==> flow/design.v <==
module DCIM (
    input clk,
    input rst_n,
    input in_valid,
    input [127:0] in_data1,
    input [127:0] in_data2,
    input [127:0] in_data3,
    input [127:0] in_data4, 
    output reg out_valid,
    output reg [12:0] O1,
    output reg [12:0] O2,
    output reg [12:0] O3,
    output reg [12:0] O4
);
reg [127:0] in_data1_dff, in_data2_dff, in_data3_dff, in_data4_dff;
always @(posedge clk) begin
    in_data1_dff <= in_data1;
    in_data2_dff <= in_data2;
    in_data3_dff <= in_data3;
    in_data4_dff <= in_data4;
end
reg in_valid_dff, in_valid_d2, in_valid_d3, in_valid_d4, in_valid_d5, in_valid_d6, in_valid_d7, in_valid_d8;
reg [1:0] cnt;
always @(posedge clk or negedge rst_n) begin
    if (!rst_n) begin
        in_valid_dff <= 1'b0;
        in_valid_d2 <= 1'b0;
        in_valid_d3 <= 1'b0;
        in_valid_d4 <= 1'b0;
        in_valid_d5 <= 1'b0;
        in_valid_d6 <= 1'b0;
        in_valid_d7 <= 1'b0;
        in_valid_d8 <= 1'b0;
    end
    else begin
        in_valid_dff <= in_valid;
        in_valid_d2 <= in_valid_dff;
        in_valid_d3 <= in_valid_d2;
        in_valid_d4 <= in_valid_d3;
        in_valid_d5 <= in_valid_d4;
        in_valid_d6 <= in_valid_d5;
        in_valid_d7 <= in_valid_d6;
        in_valid_d8 <= in_valid_d7;
    end
end
reg [4:0] sum1_1 [0:15], sum2_1 [0:15], sum3_1 [0:15], sum4_1 [0:15];
reg [5:0] sum1_2 [0:7], sum2_2 [0:7], sum3_2 [0:7], sum4_2 [0:7];
reg [6:0] sum1_3 [0:3], sum2_3 [0:3], sum3_3 [0:3], sum4_3 [0:3];
reg [7:0] sum1_4 [0:1], sum2_4 [0:1], sum3_4 [0:1], sum4_4 [0:1];
reg [8:0] sum1_5, sum2_5, sum3_5, sum4_5;
generate
    genvar i_1;
    for (i_1 = 0; i_1 < 16; i_1 = i_1 + 1) begin
        always @(posedge clk) begin
            sum1_1[i_1] <= in_data1_dff[127-i_1*8:124-i_1*8] + in_data1_dff[123-i_1*8:120-i_1*8];
            sum2_1[i_1] <= in_data2_dff[127-i_1*8:124-i_1*8] + in_data2_dff[123-i_1*8:120-i_1*8];
            sum3_1[i_1] <= in_data3_dff[127-i_1*8:124-i_1*8] + in_data3_dff[123-i_1*8:120-i_1*8];
            sum4_1[i_1] <= in_data4_dff[127-i_1*8:124-i_1*8] + in_data4_dff[123-i_1*8:120-i_1*8];
        end
    end
endgenerate
generate
    genvar i_2;
    for (i_2 = 0; i_2 < 8; i_2 = i_2 + 1) begin
        always @(posedge clk) begin
            sum1_2[i_2] <= sum1_1[i_2*2] + sum1_1[i_2*2+1];
            sum2_2[i_2] <= sum2_1[i_2*2] + sum2_1[i_2*2+1];
            sum3_2[i_2] <= sum3_1[i_2*2] + sum3_1[i_2*2+1];
            sum4_2[i_2] <= sum4_1[i_2*2] + sum4_1[i_2*2+1];
        end
    end
endgenerate
generate
    genvar i_3;
    for (i_3 = 0; i_3 < 4; i_3 = i_3 + 1) begin
        always @(posedge clk) begin
            sum1_3[i_3] <= sum1_2[i_3*2] + sum1_2[i_3*2+1];
            sum2_3[i_3] <= sum2_2[i_3*2] + sum2_2[i_3*2+1];
            sum3_3[i_3] <= sum3_2[i_3*2] + sum3_2[i_3*2+1];
            sum4_3[i_3] <= sum4_2[i_3*2] + sum4_2[i_3*2+1];
        end
    end
endgenerate
generate
    genvar i_4;
    for (i_4 = 0; i_4 < 2; i_4 = i_4 + 1) begin
        always @(posedge clk) begin
            sum1_4[i_4] <= sum1_3[i_4*2] + sum1_3[i_4*2+1];
            sum2_4[i_4] <= sum2_3[i_4*2] + sum2_3[i_4*2+1];
            sum3_4[i_4] <= sum3_3[i_4*2] + sum3_3[i_4*2+1];
            sum4_4[i_4] <= sum4_3[i_4*2] + sum4_3[i_4*2+1];
        end
    end
endgenerate
always @(posedge clk) begin
    sum1_5 <= sum1_4[0] + sum1_4[1];
    sum2_5 <= sum2_4[0] + sum2_4[1];
    sum3_5 <= sum3_4[0] + sum3_4[1];
    sum4_5 <= sum4_4[0] + sum4_4[1];
end
always @(posedge clk or negedge rst_n) begin
    if (!rst_n) begin
        cnt <= 2'd0;
    end
    else begin
        if (in_valid_d6) begin
            cnt <= cnt + 1;
        end
    end
end
reg [12:0] sum1, sum2, sum3, sum4;
always @(posedge clk or negedge rst_n) begin
    if (!rst_n) begin
        sum1 <= 13'b0;
        sum2 <= 13'b0;
        sum3 <= 13'b0;
        sum4 <= 13'b0;
    end
    else begin
        if (in_valid_d6) begin
            if (~|cnt) begin
                sum1 <= sum1_5;
                sum2 <= sum2_5;
                sum3 <= sum3_5;
                sum4 <= sum4_5;
            end else begin
                sum1 <= {sum1[11:0], 1'b0} + sum1_5;
                sum2 <= {sum2[11:0], 1'b0} + sum2_5;
                sum3 <= {sum3[11:0], 1'b0} + sum3_5;
                sum4 <= {sum4[11:0], 1'b0} + sum4_5;
            end
        end
    end
end
always @(posedge clk or negedge rst_n) begin
    if (!rst_n) begin
        O1 <= 13'b0;
        O2 <= 13'b0;
        O3 <= 13'b0;
        O4 <= 13'b0;
    end
    else begin
        if (in_valid_d7 & ~|cnt) begin
            O1 <= sum1;
            O2 <= sum2;
            O3 <= sum3;
            O4 <= sum4;
        end 
        else begin
            O1 <= 13'b0;
            O2 <= 13'b0;
            O3 <= 13'b0;
            O4 <= 13'b0;
        end
    end
end
always @(posedge clk or negedge rst_n) begin
    if (!rst_n) begin
        out_valid <= 1'b0;
    end
    else begin
        if (in_valid_d7 & ~|cnt) begin
            out_valid <= 1'b1;
        end
        else begin
            out_valid <= 1'b0;
        end
    end
end
endmodule
* Step by step through the tools: DCIM *
The steps from the RTL of DCIM to its reports follow in flow order.
Lines are those of the file above, counted from 1.
Library cell names are shortened.
Not given: n/a

design
  top = DCIM
  clock port = clk
  standard-cell library = sky130hd
  library corner = tt_025C_1v80

* Word level *
Yosys after proc, flatten, opt, wreduce and memory -nomap, before mapping. Enables and synchronous resets that opt folds into registers are not counted as muxes. Print and check cells are not counted. Equal cells are merged and count once.

bit counts
  bits of input ports = 515
  output and inout bits = 53
  cells after elaboration = 286
  bits in registers = 1350

operators by class
  bitwise logic cells = 1
  add/sub/neg operators = 129
  reductions and logical operators = 2
  multiplexer cells = 9

operators by type and width
  kind                                                            count
  4-bit by 4-bit adder with 5-bit output                          64
  5-bit by 5-bit adder with 6-bit output                          32
  6-bit by 6-bit adder with 7-bit output                          16
  13-bit two-way mux                                              8
  7-bit by 7-bit adder with 8-bit output                          8
  13-bit by 9-bit adder with 13-bit output                        4
  8-bit by 8-bit adder with 9-bit output                          4
  2-bit by 1-bit adder with 2-bit output (second input constant)  1
  2-bit OR reduction                                              1
  1-bit bitwise AND                                               1
  1-bit logical NOT                                               1
  1-bit two-way mux                                               1

* Logic depth *
Longest topological path by Yosys (ltp), each cell counted once; first at word level (registers and memories cut), then after technology mapping (sequential cells cut; the memories' decode and read muxes count).

depth
  depth after elaboration = 4
  ABC_AREA = 1
  mapped depth = 11
  depth with buffers taken out = 11

* Netlist *
Source: synth_stat.txt of the flow (Yosys; design flattened, memories mapped). It holds for the ABC_AREA given above (unset counts as 0); a run with the other value may have another netlist.

cells by type
  type      count  area in all (um2)
  dfxtp_1   1236   2.47E+04
  ha_1      633    7.92E+03
  dfrtp_1   114    2.85E+03
  fa_1      128    2.56E+03
  nand2_1   619    2.32E+03
  inv_1     613    2.3E+03
  xor2_1    249    2.18E+03
  a21oi_1   308    1.54E+03
  nand3_1   210    1.05E+03
  xnor2_1   90     788.256
  o21ai_0   155    775.744
  nor2_1    99     371.606
  o21bai_1  36     270.259
  a21o_1    31     232.723
  nand4_1   33     206.448
  o211ai_1  20     150.144
  o21a_1    13     97.594
  buf_2     15     75.072

Other cell types: 14; their cells: 69.

synthesis totals
  mapped flip-flops = 1350
  buffers = 23
  area of sequential cells = 27596.5 um2
  mapped area = 50921.3 um2
  cell count = 4671

* Path before layout *
OpenSTA on the mapped netlist: ideal clock, no wires. The path of least setup slack (recovery checks aside). Input and output delay are each 20% of the period. Register names are those of the netlist, which keeps one name where synthesis merged equal registers.

path post-synthesis
  kind = flip-flop to flip-flop
  from = reg sum1_3[0][0]
  to = reg sum1_4[0][6]
  path buffers = 0
  path delay = 1.586 ns
  path slack = 0.815 ns
  period = 2.4 ns
  setup time = 0.117 ns
  driving pins on the path = 11
  arrival = 1.469 ns
  time at the first pin = 0.000 ns
  synthesis period reached = 1.585 ns

"path delay" = arrival - input delay + setup time.
"driving pins on the path" counts driving pins, that of a launching flip-flop among them; a cell with two outputs on the path counts twice.
"synthesis period reached" = period - worst setup slack (recovery checks aside). The figure is calculated, with input and output delays left at 20% of the set period.
Between the ends stands the longest chain of elaborated cells between them, by number of cells; it is not shown to be the way that was timed. Of several equally long chains one is given.
A line is the first line of the expression or statement that the cell stems from. Yosys adds cells for indexed reads and writes and turns some case tables into memories.

between the ends, post-synthesis
  path through = dfxtp_1 ha_1 inv_1 fa_1 nand3b_1 nand2_1 nand2_1 a21boi_1 nor2_1 nand2_1 nand2_1
  cells in the longest elaborated chain = 1
  elaborated cells on any way between the ends = 1

RTL lines, path post-synthesis
  item                                    line  text
  from (decl)                             48    reg [6:0] sum1_3 [0:3], sum2_3 [0:3], sum3_3 [0:3], sum4_3 [0:3];
  from (assign)                           77    sum1_3[i_3] <= sum1_2[i_3*2] + sum1_2[i_3*2+1];
  7-bit by 7-bit adder with 8-bit output  88    sum1_4[i_4] <= sum1_3[i_4*2] + sum1_3[i_4*2+1];
  to (assign)                             88
  to (decl)                               49    reg [7:0] sum1_4 [0:1], sum2_4 [0:1], sum3_4 [0:1], sum4_4 [0:1];

* Worst path after layout *
From the final timing report of flow run A: the path of least setup slack in the routed layout; clock arrival at registers is part of the times.

path after layout
  kind = flip-flop to output port
  from = reg O2[2]
  to = out O2[2]
  period = 3.05 ns
  arrival = 1.66 ns
  path buffers = 1
  external output delay = 0.61 ns
  time at the first pin = 0.71 ns
  driving pins on the path = 2
  path slack = 0.78 ns

A register here has more assigning lines than the two given.

between the ends, after layout
  path through = dfrtp_1 clkdlybuf4s50_1
  cells in the longest elaborated chain = 0
  elaborated cells on any way between the ends = 0

RTL lines, path after layout
  item           line  text
  from (decl)    11    output reg [12:0] O2,
  from (assign)  138   O2 <= 13'b0;
  from (assign)  145   O2 <= sum2;
  to (decl)      11

Memo
Re: implementation data of DCIM

Top module DCIM; platform sky130hd; tools Yosys and OpenROAD; 4 stored runs in no particular order. Input and output delays are each 20% of the period that was set; the output load is 0.01 pF.
By "achieved clock period" is meant the clock period of the run minus its worst setup slack. This is arithmetic on one report: input and output delays are still those of the set period (20% each).
"worst setup path time" = time allowed to the worst setup path (clock period - input delay - output delay, where it has them) - its slack; a late launch clock adds to it, a late capture clock takes from it.
"power": no workload was simulated; the value follows from the tool's default switching activity.

Flow run A
==> flow/run.sh <==
#!/bin/bash
# the make line also repeats the synthesis and layout settings of config.mk as NAME=value (left out here)
make -C /OpenROAD-flow-scripts/flow DESIGN_CONFIG=/design/flow/config.mk WORK_HOME=/design/flow/orfs CLKGATE_MAP_FILE= finish
==> flow/config.mk <==
export PLATFORM = sky130hd
export DESIGN_NAME = DCIM
export DESIGN_NICKNAME = DCIM
export VERILOG_FILES = /design/flow/design.v
export SDC_FILE = /design/flow/constraint.sdc
export NUM_CORES = 4
export LEC_CHECK = 0
export ABC_AREA = 1
export CAP_MARGIN = 10
export CORE_MARGIN = 3
export CORE_UTILIZATION = 47
export CTS_CLUSTER_DIAMETER = 372
export GPL_ROUTABILITY_DRIVEN = 0
export GPL_TIMING_DRIVEN = 0
export HOLD_SLACK_MARGIN = -0.06
export MAX_ROUTING_LAYER = met4
export MIN_ROUTING_LAYER = met1
export PLACE_DENSITY_LB_ADDON = 0.0
export SETUP_SLACK_MARGIN = -0.03
export SLEW_MARGIN = 15
export TNS_END_PERCENT = 90
==> flow/constraint.sdc <==
create_clock -name core_clock -period 3.05 [get_ports {clk}]
set_input_delay 0.6100 -clock core_clock [delete_from_list [all_inputs] [get_ports {clk}]]
set_output_delay 0.6100 -clock core_clock [all_outputs]
set_load 0.01 [all_outputs]

==> results of flow run A <==
chip area after synthesis (Yosys): 50921.3 um2
die area: 112329.0 um2
standard-cell area of the final layout: 63053.0 um2
utilization: 58.7%
worst setup slack after layout: 0.783 ns
total negative slack: 0.000 ns
worst hold slack: 0.312 ns
power: 60556 µW
achieved clock period: 2.267 ns
worst setup path time: 1.66 ns
worst setup path kind: flip-flop to output port

Flow run B
==> flow/run.sh <==
#!/bin/bash
# the make line also repeats the synthesis and layout settings of config.mk as NAME=value (left out here)
make -C /OpenROAD-flow-scripts/flow DESIGN_CONFIG=/design/flow/config.mk WORK_HOME=/design/flow/orfs CLKGATE_MAP_FILE= finish
==> flow/config.mk <==
export PLATFORM = sky130hd
export DESIGN_NAME = DCIM
export DESIGN_NICKNAME = DCIM
export VERILOG_FILES = /design/flow/design.v
export SDC_FILE = /design/flow/constraint.sdc
export NUM_CORES = 4
export LEC_CHECK = 0
export ABC_AREA = 1
export CAP_MARGIN = 35
export CORE_ASPECT_RATIO = 1.36
export CORE_MARGIN = 2
export CORE_UTILIZATION = 48
export CTS_CLUSTER_DIAMETER = 21
export GPL_ROUTABILITY_DRIVEN = 1
export GPL_TIMING_DRIVEN = 0
export HOLD_SLACK_MARGIN = 0.2
export MIN_ROUTING_LAYER = met2
export SETUP_SLACK_MARGIN = 0.11
export SLEW_MARGIN = 20
export TNS_END_PERCENT = 20
==> flow/constraint.sdc <==
create_clock -name core_clock -period 1.39 [get_ports {clk}]
set_input_delay 0.2780 -clock core_clock [delete_from_list [all_inputs] [get_ports {clk}]]
set_output_delay 0.2780 -clock core_clock [all_outputs]
set_load 0.01 [all_outputs]

==> results of flow run B <==
chip area after synthesis (Yosys): 50921.3 um2
die area: 108737.0 um2
standard-cell area of the final layout: 79983.0 um2
utilization: 75.9%
worst setup slack after layout: -0.338 ns
total negative slack: -21.152 ns
worst hold slack: 0.344 ns
power: 199185 µW
achieved clock period: 1.728 ns
worst setup path time: 1.45 ns
worst setup path kind: flip-flop to output port

Flow run C
==> flow/run.sh <==
#!/bin/bash
# the make line also repeats the synthesis and layout settings of config.mk as NAME=value (left out here)
make -C /OpenROAD-flow-scripts/flow DESIGN_CONFIG=/design/flow/config.mk WORK_HOME=/design/flow/orfs CLKGATE_MAP_FILE= finish
==> flow/config.mk <==
export PLATFORM = sky130hd
export DESIGN_NAME = DCIM
export DESIGN_NICKNAME = DCIM
export VERILOG_FILES = /design/flow/design.v
export SDC_FILE = /design/flow/constraint.sdc
export NUM_CORES = 4
export LEC_CHECK = 0
export ABC_AREA = 1
export CAP_MARGIN = 35
export CORE_ASPECT_RATIO = 1.36
export CORE_MARGIN = 4
export CORE_UTILIZATION = 48
export CTS_CLUSTER_DIAMETER = 21
export GPL_ROUTABILITY_DRIVEN = 0
export HOLD_SLACK_MARGIN = 0.2
export SETUP_SLACK_MARGIN = 0.11
export SLEW_MARGIN = 20
export TNS_END_PERCENT = 85
==> flow/constraint.sdc <==
create_clock -name core_clock -period 1.39 [get_ports {clk}]
set_input_delay 0.2780 -clock core_clock [delete_from_list [all_inputs] [get_ports {clk}]]
set_output_delay 0.2780 -clock core_clock [all_outputs]
set_load 0.01 [all_outputs]

==> results of flow run C <==
chip area after synthesis (Yosys): 50921.3 um2
die area: 111421.0 um2
standard-cell area of the final layout: 82834.4 um2
utilization: 78.6%
worst setup slack after layout: -0.350 ns
total negative slack: -16.424 ns
worst hold slack: 0.334 ns
power: 204025 µW
achieved clock period: 1.740 ns
worst setup path time: 1.46 ns
worst setup path kind: flip-flop to output port

Flow run D
==> flow/run.sh <==
#!/bin/bash
# the make line also repeats the synthesis and layout settings of config.mk as NAME=value (left out here)
make -C /OpenROAD-flow-scripts/flow DESIGN_CONFIG=/design/flow/config.mk WORK_HOME=/design/flow/orfs CLKGATE_MAP_FILE= finish
==> flow/config.mk <==
export PLATFORM = sky130hd
export DESIGN_NAME = DCIM
export DESIGN_NICKNAME = DCIM
export VERILOG_FILES = /design/flow/design.v
export SDC_FILE = /design/flow/constraint.sdc
export NUM_CORES = 4
export LEC_CHECK = 0
export CAP_MARGIN = 20
export CORE_MARGIN = 2
export CORE_UTILIZATION = 40
export SLEW_MARGIN = 20
==> flow/constraint.sdc <==
create_clock -name core_clock -period 2.31 [get_ports {clk}]
set_input_delay 0.4620 -clock core_clock [delete_from_list [all_inputs] [get_ports {clk}]]
set_output_delay 0.4620 -clock core_clock [all_outputs]
set_load 0.01 [all_outputs]

==> results of flow run D <==
chip area after synthesis (Yosys): 50257.0 um2
die area: 128494.0 um2
standard-cell area of the final layout: 63140.6 um2
utilization: 50.5%
worst setup slack after layout: 0.083 ns
total negative slack: 0.000 ns
worst hold slack: 0.128 ns
power: 82477 µW
achieved clock period: 2.227 ns
worst setup path time: 2.23 ns
worst setup path kind: flip-flop to flip-flop
